==> flow/design.v <==
module atan
(
    input                       clk         ,
    input                       rst_n       ,
    input                       trig        ,
    output                      vld         ,
    input       signed  [16:0]  para_in     ,
    output  reg signed  [11:0]  atany            
);
reg                     run_latch   ;
reg             [3:0]   cnt         ;
reg     signed  [18:0]  tmp1        ;
reg     signed  [18:0]  tmp2        ;
wire    signed  [19:0]  y0          ;
reg     signed  [19:0]  xr          ;
reg     signed  [19:0]  yr          ;
reg     signed  [19:0]  x2          ;
reg     signed  [19:0]  y2          ;
always @(posedge clk or negedge rst_n)
begin
    if (!rst_n)
        run_latch <= 1'b0;
    else
    begin
        if (trig)
            run_latch <= 1'b1;
        else if (cnt == 4'd9)
            run_latch <= 1'b0;
    end
end
always @(posedge clk or negedge rst_n)
begin
    if (!rst_n)
        cnt <= 4'd0;
    else
    begin
        if (run_latch)
            cnt <= cnt + 4'd1;
        else
            cnt <= 4'd0;
    end
end
assign vld = (cnt == 4'd10);
assign y0 = para_in<<2;
always @(*)
begin
    if (run_latch)
    begin
        case(cnt)
            4'd0:
            begin
                tmp1 = y2>>>1;
                tmp2 = x2>>>1;
            end
            4'd1:
            begin
                tmp1 = y2>>>2;
                tmp2 = x2>>>2;
            end
            4'd2:
            begin
                tmp1 = y2>>>3;
                tmp2 = x2>>>3;
            end
            4'd3:
            begin
                tmp1 = y2>>>4;
                tmp2 = x2>>>4;
            end
            4'd4:
            begin
                tmp1 = y2>>>5;
                tmp2 = x2>>>5;
            end
            4'd5:
            begin
                tmp1 = y2>>>6;
                tmp2 = x2>>>6;
            end
            4'd6:
            begin
                tmp1 = y2>>>7;
                tmp2 = x2>>>7;
            end
            4'd7:
            begin
                tmp1 = y2>>>8;
                tmp2 = x2>>>8;
            end
            4'd8:
            begin
                tmp1 = y2>>>9;
                tmp2 = x2>>>9;
            end
            4'd9:
            begin
                tmp1 = y2>>>10;
                tmp2 = x2>>>10;
            end
            default:     
            begin
                tmp1 = 19'd0;
                tmp2 = 19'd0;
            end
        endcase
    end
    else
    begin
        tmp1 = 19'd0;
        tmp2 = 19'd0;
    end
end
always @(*)
begin
    if (run_latch)
    begin
        if ((x2[19] == y2[19]) | (x2 == 20'd0) | (y2 == 20'd0))
        begin
            xr = x2 + tmp1;
            yr = y2 - tmp2;
        end
        else
        begin
            xr = x2 - tmp1;
            yr = y2 + tmp2;
        end
    end
    else
    begin
        xr = 20'd0;
        yr = 20'd0;
    end
end
always @(posedge clk or negedge rst_n)
begin
    if (!rst_n)
    begin
        x2 <= 20'd0;
        y2 <= 20'd0;
    end
    else
    begin
        if (trig)
        begin
            if (~para_in[16]) 
            begin
                x2 <= 20'd1024 + y0;
                y2 <= y0 - 20'd1024;
            end
            else  
            begin
                x2 <= 20'd1024 - y0;
                y2 <= y0 + 20'd1024;
            end
        end
        else if (run_latch)
        begin
            x2 <= xr;
            y2 <= yr;
        end
    end
end
always @(posedge clk or negedge rst_n)
begin
    if (!rst_n)
        atany <= 12'd0;
    else 
    begin
        if (trig)
        begin
            if (~para_in[16]) 
                atany <= 12'd804;
            else 
                atany <= 12'd3292;
        end
        else if (run_latch)
        begin
            case (cnt)
                4'd0: 
                begin
                    if ((x2[19] == y2[19]) | (x2 == 20'd0) | (y2 == 20'd0))
                        atany <= atany + 12'd475;
                    else
                        atany <= atany - 12'd475;
                end
                4'd1: 
                begin
                    if ((x2[19] == y2[19]) | (x2 == 20'd0) | (y2 == 20'd0)) 
                        atany <= atany + 12'd251;
                    else
                        atany <= atany - 12'd251;
                end
                4'd2: 
                begin
                    if ((x2[19] == y2[19]) | (x2 == 20'd0) | (y2 == 20'd0)) 
                        atany <= atany + 12'd127;
                    else
                        atany <= atany - 12'd127;
                end
                4'd3: 
                begin
                    if ((x2[19] == y2[19]) | (x2 == 20'd0) | (y2 == 20'd0))
                        atany <= atany + 12'd64;
                    else
                        atany <= atany - 12'd64;
                end
                4'd4: 
                begin
                    if ((x2[19] == y2[19]) | (x2 == 20'd0) | (y2 == 20'd0))
                        atany <= atany + 12'd32;
                    else
                        atany <= atany - 12'd32;
                end
                4'd5: 
                begin
                    if ((x2[19] == y2[19]) | (x2 == 20'd0) | (y2 == 20'd0))
                        atany <= atany + 12'd16;
                    else
                        atany <= atany - 12'd16;
                end
                4'd6: 
                begin
                    if ((x2[19] == y2[19]) | (x2 == 20'd0) | (y2 == 20'd0))
                        atany <= atany + 12'd8;
                    else
                        atany <= atany - 12'd8;
                end
                4'd7: 
                begin
                    if ((x2[19] == y2[19]) | (x2 == 20'd0) | (y2 == 20'd0))
                        atany <= atany + 12'd4;
                    else
                        atany <= atany - 12'd4;
                end
                4'd8: 
                begin
                    if ((x2[19] == y2[19]) | (x2 == 20'd0) | (y2 == 20'd0))
                        atany <= atany + 12'd2;
                    else
                        atany <= atany - 12'd2;
                end
                4'd9: 
                begin
                    if ((x2[19] == y2[19]) | (x2 == 20'd0) | (y2 == 20'd0))
                        atany <= atany + 12'd1;
                    else
                        atany <= atany - 12'd1;
                end
            endcase
        end
    end
end
endmodule
; Tool chain data of atan
; What the tools print for atan, step after step.
; Line numbers count from 1 in the design file above.
; Cell names lack the library's common part.
; Not given: --
[inputs]
top_module = atan
clock_port = clk
lib = sky130hd
lib_corner = tt_025C_1v80

; Word-level counts
; Counts by Yosys on the flattened word-level netlist (proc, flatten, opt, wreduce; memories kept). Register bits leave out memories and registers merged into their read ports (data or address). Print and check cells are left out. Cells with the same type and inputs are merged into one.
[op_classes]
add_sub_neg = 28
n_eq = 11
mux = 29
n_logic = 2
reduce_logical = 7
[ops]
columns = op, count
row1 = 19-bit parallel mux with 10-bit select, 2
row2 = 20-bit 2-to-1 mux, 8
row3 = 12-bit 2-to-1 mux, 13
row4 = 12-bit parallel mux with 10-bit select, 1
row5 = 20-bit by 19-bit adder with 20-bit output, 2
row6 = 20-bit by 19-bit subtractor with 20-bit output, 2
row7 = 20-bit zero test, 2
row8 = 19-bit 2-to-1 mux, 2
row9 = 12-bit by 7-bit adder with 12-bit output with constant B, 2
row10 = 12-bit by 7-bit subtractor with 12-bit output with constant B, 2
row11 = 12-bit by 19-bit subtractor with 20-bit output with constant A, 1
row12 = 19-bit by 12-bit adder with 20-bit output with constant B, 1
row13 = 19-bit by 12-bit subtractor with 20-bit output with constant B, 1
row14 = 4-bit by 3-bit == test with 1-bit output with constant B, 4
row15 = 12-bit by 1-bit adder with 12-bit output with constant B, 1
row16 = 12-bit by 1-bit subtractor with 12-bit output with constant B, 1
row17 = 12-bit by 2-bit adder with 12-bit output with constant B, 1
row18 = 12-bit by 2-bit subtractor with 12-bit output with constant B, 1
row19 = 12-bit by 3-bit adder with 12-bit output with constant B, 1
row20 = 12-bit by 3-bit subtractor with 12-bit output with constant B, 1
row21 = 12-bit by 4-bit adder with 12-bit output with constant B, 1
row22 = 12-bit by 4-bit subtractor with 12-bit output with constant B, 1
row23 = 12-bit by 5-bit adder with 12-bit output with constant B, 1
row24 = 12-bit by 5-bit subtractor with 12-bit output with constant B, 1
row25 = 12-bit by 6-bit adder with 12-bit output with constant B, 1
row26 = 12-bit by 6-bit subtractor with 12-bit output with constant B, 1
row27 = 12-bit by 8-bit adder with 12-bit output with constant B, 1
row28 = 12-bit by 8-bit subtractor with 12-bit output with constant B, 1
; Not listed: further kinds 14, cells in them 20.
[word_totals]
ff_bits = 57
inputBits = 20
out_inout_bits = 13
wordCells = 82

; Longest topological paths
; Yosys ltp: most cells in a row. Word level: on the elaborated netlist, between registers, memories and ports. Mapped: between sequential cells and ports; inverters and the memories' decode and read muxes count.
[depth]
ltp_word = 7
ABC_AREA = 0
mapped_depth = 25
depth_no_buf = 21

; After synthesis
; Source: synth_stat.txt of the flow (Yosys; design flattened, memories mapped). It holds for the ABC_AREA given above (unset counts as 0); a run with the other value may have another netlist.
; The area totals of this step are shown rounded.
[types]
columns = cell, count, type_area_um2
row1 = dfrtp_1, 57, 1.43E+03
row2 = ha_1, 69, 863.328
row3 = xnor2_1, 68, 595.571
row4 = a21oi_1, 117, 585.562
row5 = o21ai_0, 102, 510.49
row6 = nand2_1, 132, 495.475
row7 = nor2_1, 99, 371.606
row8 = a22oi_1, 45, 337.824
row9 = xor2_1, 35, 306.544
row10 = mux2i_1, 29, 290.278
row11 = clkbuf_1, 67, 251.491
row12 = a21o_1, 32, 240.23
row13 = nand3_1, 41, 205.197
row14 = inv_1, 49, 183.926
row15 = fa_1, 9, 180.173
row16 = a211oi_1, 20, 150.144
row17 = a221oi_1, 16, 140.134
row18 = a222oi_1, 14, 140.134
; Not listed: further types 68, cells in them 392.
[synth_totals]
mapped_cells = 1393
mapped_area_mm2 = 0.01
seqArea_mm2 = 0.0014
ffs = 57
buf_cells = 115

; Path before layout
; Path of least setup slack by OpenSTA after synthesis, without wires, with an ideal clock, recovery checks aside; 20% of the period is set as input and as output delay. Where synthesis merged equal registers, the netlist keeps one of their names.
[synth_timing]
kind = flip-flop to flip-flop
startpoint = register cnt[0]
endpoint = register x2[18]
tclk_ps = 6000
setup_time_ps = 130
t_first_pin_ps = 0
arrival_time_ps = 5237
required_time_ps = 5870
path_slack_ps = 633
delay_ps = 5367
path_stages = 25
path_buffers = 4
synth_period_reached_ps = 5367
; "delay_ps" = arrival - input delay + setup time.
; "path_stages" counts driving pins, that of a launching flip-flop among them; a cell with two outputs on the path counts twice.
; "synth_period_reached_ps" is the clock period less the worst setup slack; recovery checks do not enter. This is arithmetic on one report: input and output delays are still those of the set period (20% each).
; The rows between start and end are the longest chain of elaborated cells between them; the timing report does not say that the signal goes this way. Where chains are equally long, one stands for them.
; A line is the first line of the expression or statement that the cell stems from. Yosys adds cells for indexed reads and writes and turns some case tables into memories.
; At most two assigning lines are given for a register; there are more.
[synth_between]
cell_sequence = dfrtp_1 > ha_1 > buf_2 > nor4_1 > o22ai_1 > nand2_1 > clkbuf_1 > buf_1 > nor2_1 > inv_1 > ha_1 > clkbuf_1 > nand3_1 > o21ai_0 > xnor2_1 > o21ai_0 > ha_1 > or3_1 > o21ai_0 > a2111oi_0 > o32a_1 > a221o_1 > a41oi_1 > xor2_1 > o21ai_0
elab_chain_cells = 7
cells_between = 17
classes_between = add/sub (2); eq/ne (9); mux (5); reduce/logical (1)
[synth_rtl]
columns = element, line
row1 = "start, declared", 11  ; reg             [3:0]   cnt         ;
row2 = "start, assigned", 34  ; cnt <= 4'd0;
row3 = "start, assigned", 38  ; cnt <= cnt + 4'd1;
row4 = 4-bit == test, 49  ; case(cnt)
row5 = 19-bit parallel mux with 10-bit select, 49
row6 = 19-bit 2-to-1 mux, 47  ; if (run_latch)
row7 = 20-bit by 19-bit subtractor with 20-bit output, 124  ; xr = x2 - tmp1;
row8 = 20-bit 2-to-1 mux, 117  ; if ((x2[19] == y2[19]) | (x2 == 20'd0) | (y2 == 20'd0))
row9 = 20-bit 2-to-1 mux, 156  ; else if (run_latch)
row10 = 20-bit 2-to-1 mux, 143  ; if (trig)
row11 = "end, assigned", 147  ; x2 <= 20'd1024 + y0;
row12 = "end, assigned", 152  ; x2 <= 20'd1024 - y0;
row13 = "end, declared", 17  ; reg     signed  [19:0]  x2          ;

; Path in the finished layout
; From the final timing report of run 1: the path of least setup slack in the routed layout; clock arrival at registers is part of the times.
; The report prints the path's times to 10 ps; the period is as set.
[layout_timing]
kind = flip-flop to flip-flop
startpoint = register cnt[1]
endpoint = register y2[18]
tclk_ps = 3720
setup_time_ps = 130
t_first_pin_ps = 340
arrival_time_ps = 4820
required_time_ps = 3930
path_slack_ps = -890
path_stages = 22
path_buffers = 3
; The rows between start and end are the longest chain of elaborated cells between them; the timing report does not say that the signal goes this way. Where chains are equally long, one stands for them.
; At most two assigning lines are given for a register; there are more.
[layout_between]
cell_sequence = dfrtp_1 > buf_4 > buf_4 > ha_4 > buf_6 > a222oi_1 > o221ai_1 > a211oi_2 > nand4b_1 > o21ai_1 > and2_4 > nor2_1 > xnor2_1 > ha_2 > or2_4 > a21oi_2 > a31oi_2 > a221o_1 > a221oi_4 > o21ai_1 > xnor2_1 > o21ai_1
elab_chain_cells = 7
cells_between = 17
classes_between = add/sub (2); eq/ne (9); mux (5); reduce/logical (1)
[layout_rtl]
columns = element, line
row1 = "start, declared", 11  ; reg             [3:0]   cnt         ;
row2 = "start, assigned", 34  ; cnt <= 4'd0;
row3 = "start, assigned", 38  ; cnt <= cnt + 4'd1;
row4 = 4-bit == test, 49  ; case(cnt)
row5 = 19-bit parallel mux with 10-bit select, 49
row6 = 19-bit 2-to-1 mux, 47  ; if (run_latch)
row7 = 20-bit by 19-bit adder with 20-bit output, 125  ; yr = y2 + tmp2;
row8 = 20-bit 2-to-1 mux, 117  ; if ((x2[19] == y2[19]) | (x2 == 20'd0) | (y2 == 20'd0))
row9 = 20-bit 2-to-1 mux, 156  ; else if (run_latch)
row10 = 20-bit 2-to-1 mux, 143  ; if (trig)
row11 = "end, assigned", 148  ; y2 <= y0 - 20'd1024;
row12 = "end, assigned", 153  ; y2 <= y0 + 20'd1024;
row13 = "end, declared", 18  ; reg     signed  [19:0]  y2          ;

; Design atan on sky130hd. What follows are 4 stored runs of the flow, each under its own settings; their order means nothing. The constraints put input and output delay at 20% of the set period each and load the outputs with 0.01 pF.
; "period_less_ws_ps" is the run's clock period less its worst setup slack. It is reckoned from that one timing run; input and output delays stay at 20% of the period that was set.
; "critical_path_time_ps": the worst setup path's part of the clock period (all of it between registers, 20% less for each end at a port) less its slack. A launch clock that arrives late makes it longer, a capture clock that arrives late makes it shorter.
; "critical_path_time_ps" is given in steps of 10 ps.
; The measured numbers are rounded.

[run 1: settings]
CAP_MARGIN = 5
CELL_PAD_IN_SITES_DETAIL_PLACEMENT = 0
CELL_PAD_IN_SITES_GLOBAL_PLACEMENT = 3
CORE_UTILIZATION = 39
CTS_CLUSTER_SIZE = 42
MAX_ROUTING_LAYER = met5
SETUP_SLACK_MARGIN = 0.23
TNS_END_PERCENT = 70
period_ns = 3.72
CORE_MARGIN = 2
SLEW_MARGIN = 20
[run 1: results]
final_stdcell_area_mm2 = 0.016
fin_util_frac = 0.62
setupTns_ps = -19000
ws_setup_ps = -890
fin_hold_ws_ps = 560
synth_chip_area_mm2 = 0.01
total_die_area_mm2 = 0.027
critical_path_time_ps = 4610
critical_path_kind = flip-flop to flip-flop
period_less_ws_ps = 4610

[run 2: settings]
CORE_UTILIZATION = 40
period_ns = 5.7
CAP_MARGIN = 20
CORE_MARGIN = 2
SLEW_MARGIN = 20
[run 2: results]
final_stdcell_area_mm2 = 0.011
synth_chip_area_mm2 = 0.01
total_die_area_mm2 = 0.027
fin_hold_ws_ps = 530
period_less_ws_ps = 5285
setupTns_ps = 0
ws_setup_ps = 420
fin_util_frac = 0.44
critical_path_time_ps = 5280
critical_path_kind = flip-flop to flip-flop

[run 3: settings]
ABC_AREA = 1
CAP_MARGIN = 40
CELL_PAD_IN_SITES_DETAIL_PLACEMENT = 2
CORE_ASPECT_RATIO = 1.66
CORE_MARGIN = 3
CORE_UTILIZATION = 70
CTS_CLUSTER_DIAMETER = 349
CTS_CLUSTER_SIZE = 73
GPL_TIMING_DRIVEN = 0
HOLD_SLACK_MARGIN = 0.24
PLACE_DENSITY = 0.73
SETUP_SLACK_MARGIN = 1.67
period_ns = 9.13
SLEW_MARGIN = 20
[run 3: results]
outcome = incomplete, placement halted on DPL-0033

[run 4: settings]
CORE_UTILIZATION = 40
period_ns = 6.0
CAP_MARGIN = 20
CORE_MARGIN = 2
SLEW_MARGIN = 20
[run 4: results]
period_less_ws_ps = 5570
total_die_area_mm2 = 0.027
synth_chip_area_mm2 = 0.01
critical_path_time_ps = 5570
critical_path_kind = flip-flop to flip-flop
fin_hold_ws_ps = 530
final_stdcell_area_mm2 = 0.011
setupTns_ps = 0
ws_setup_ps = 430
fin_util_frac = 0.44
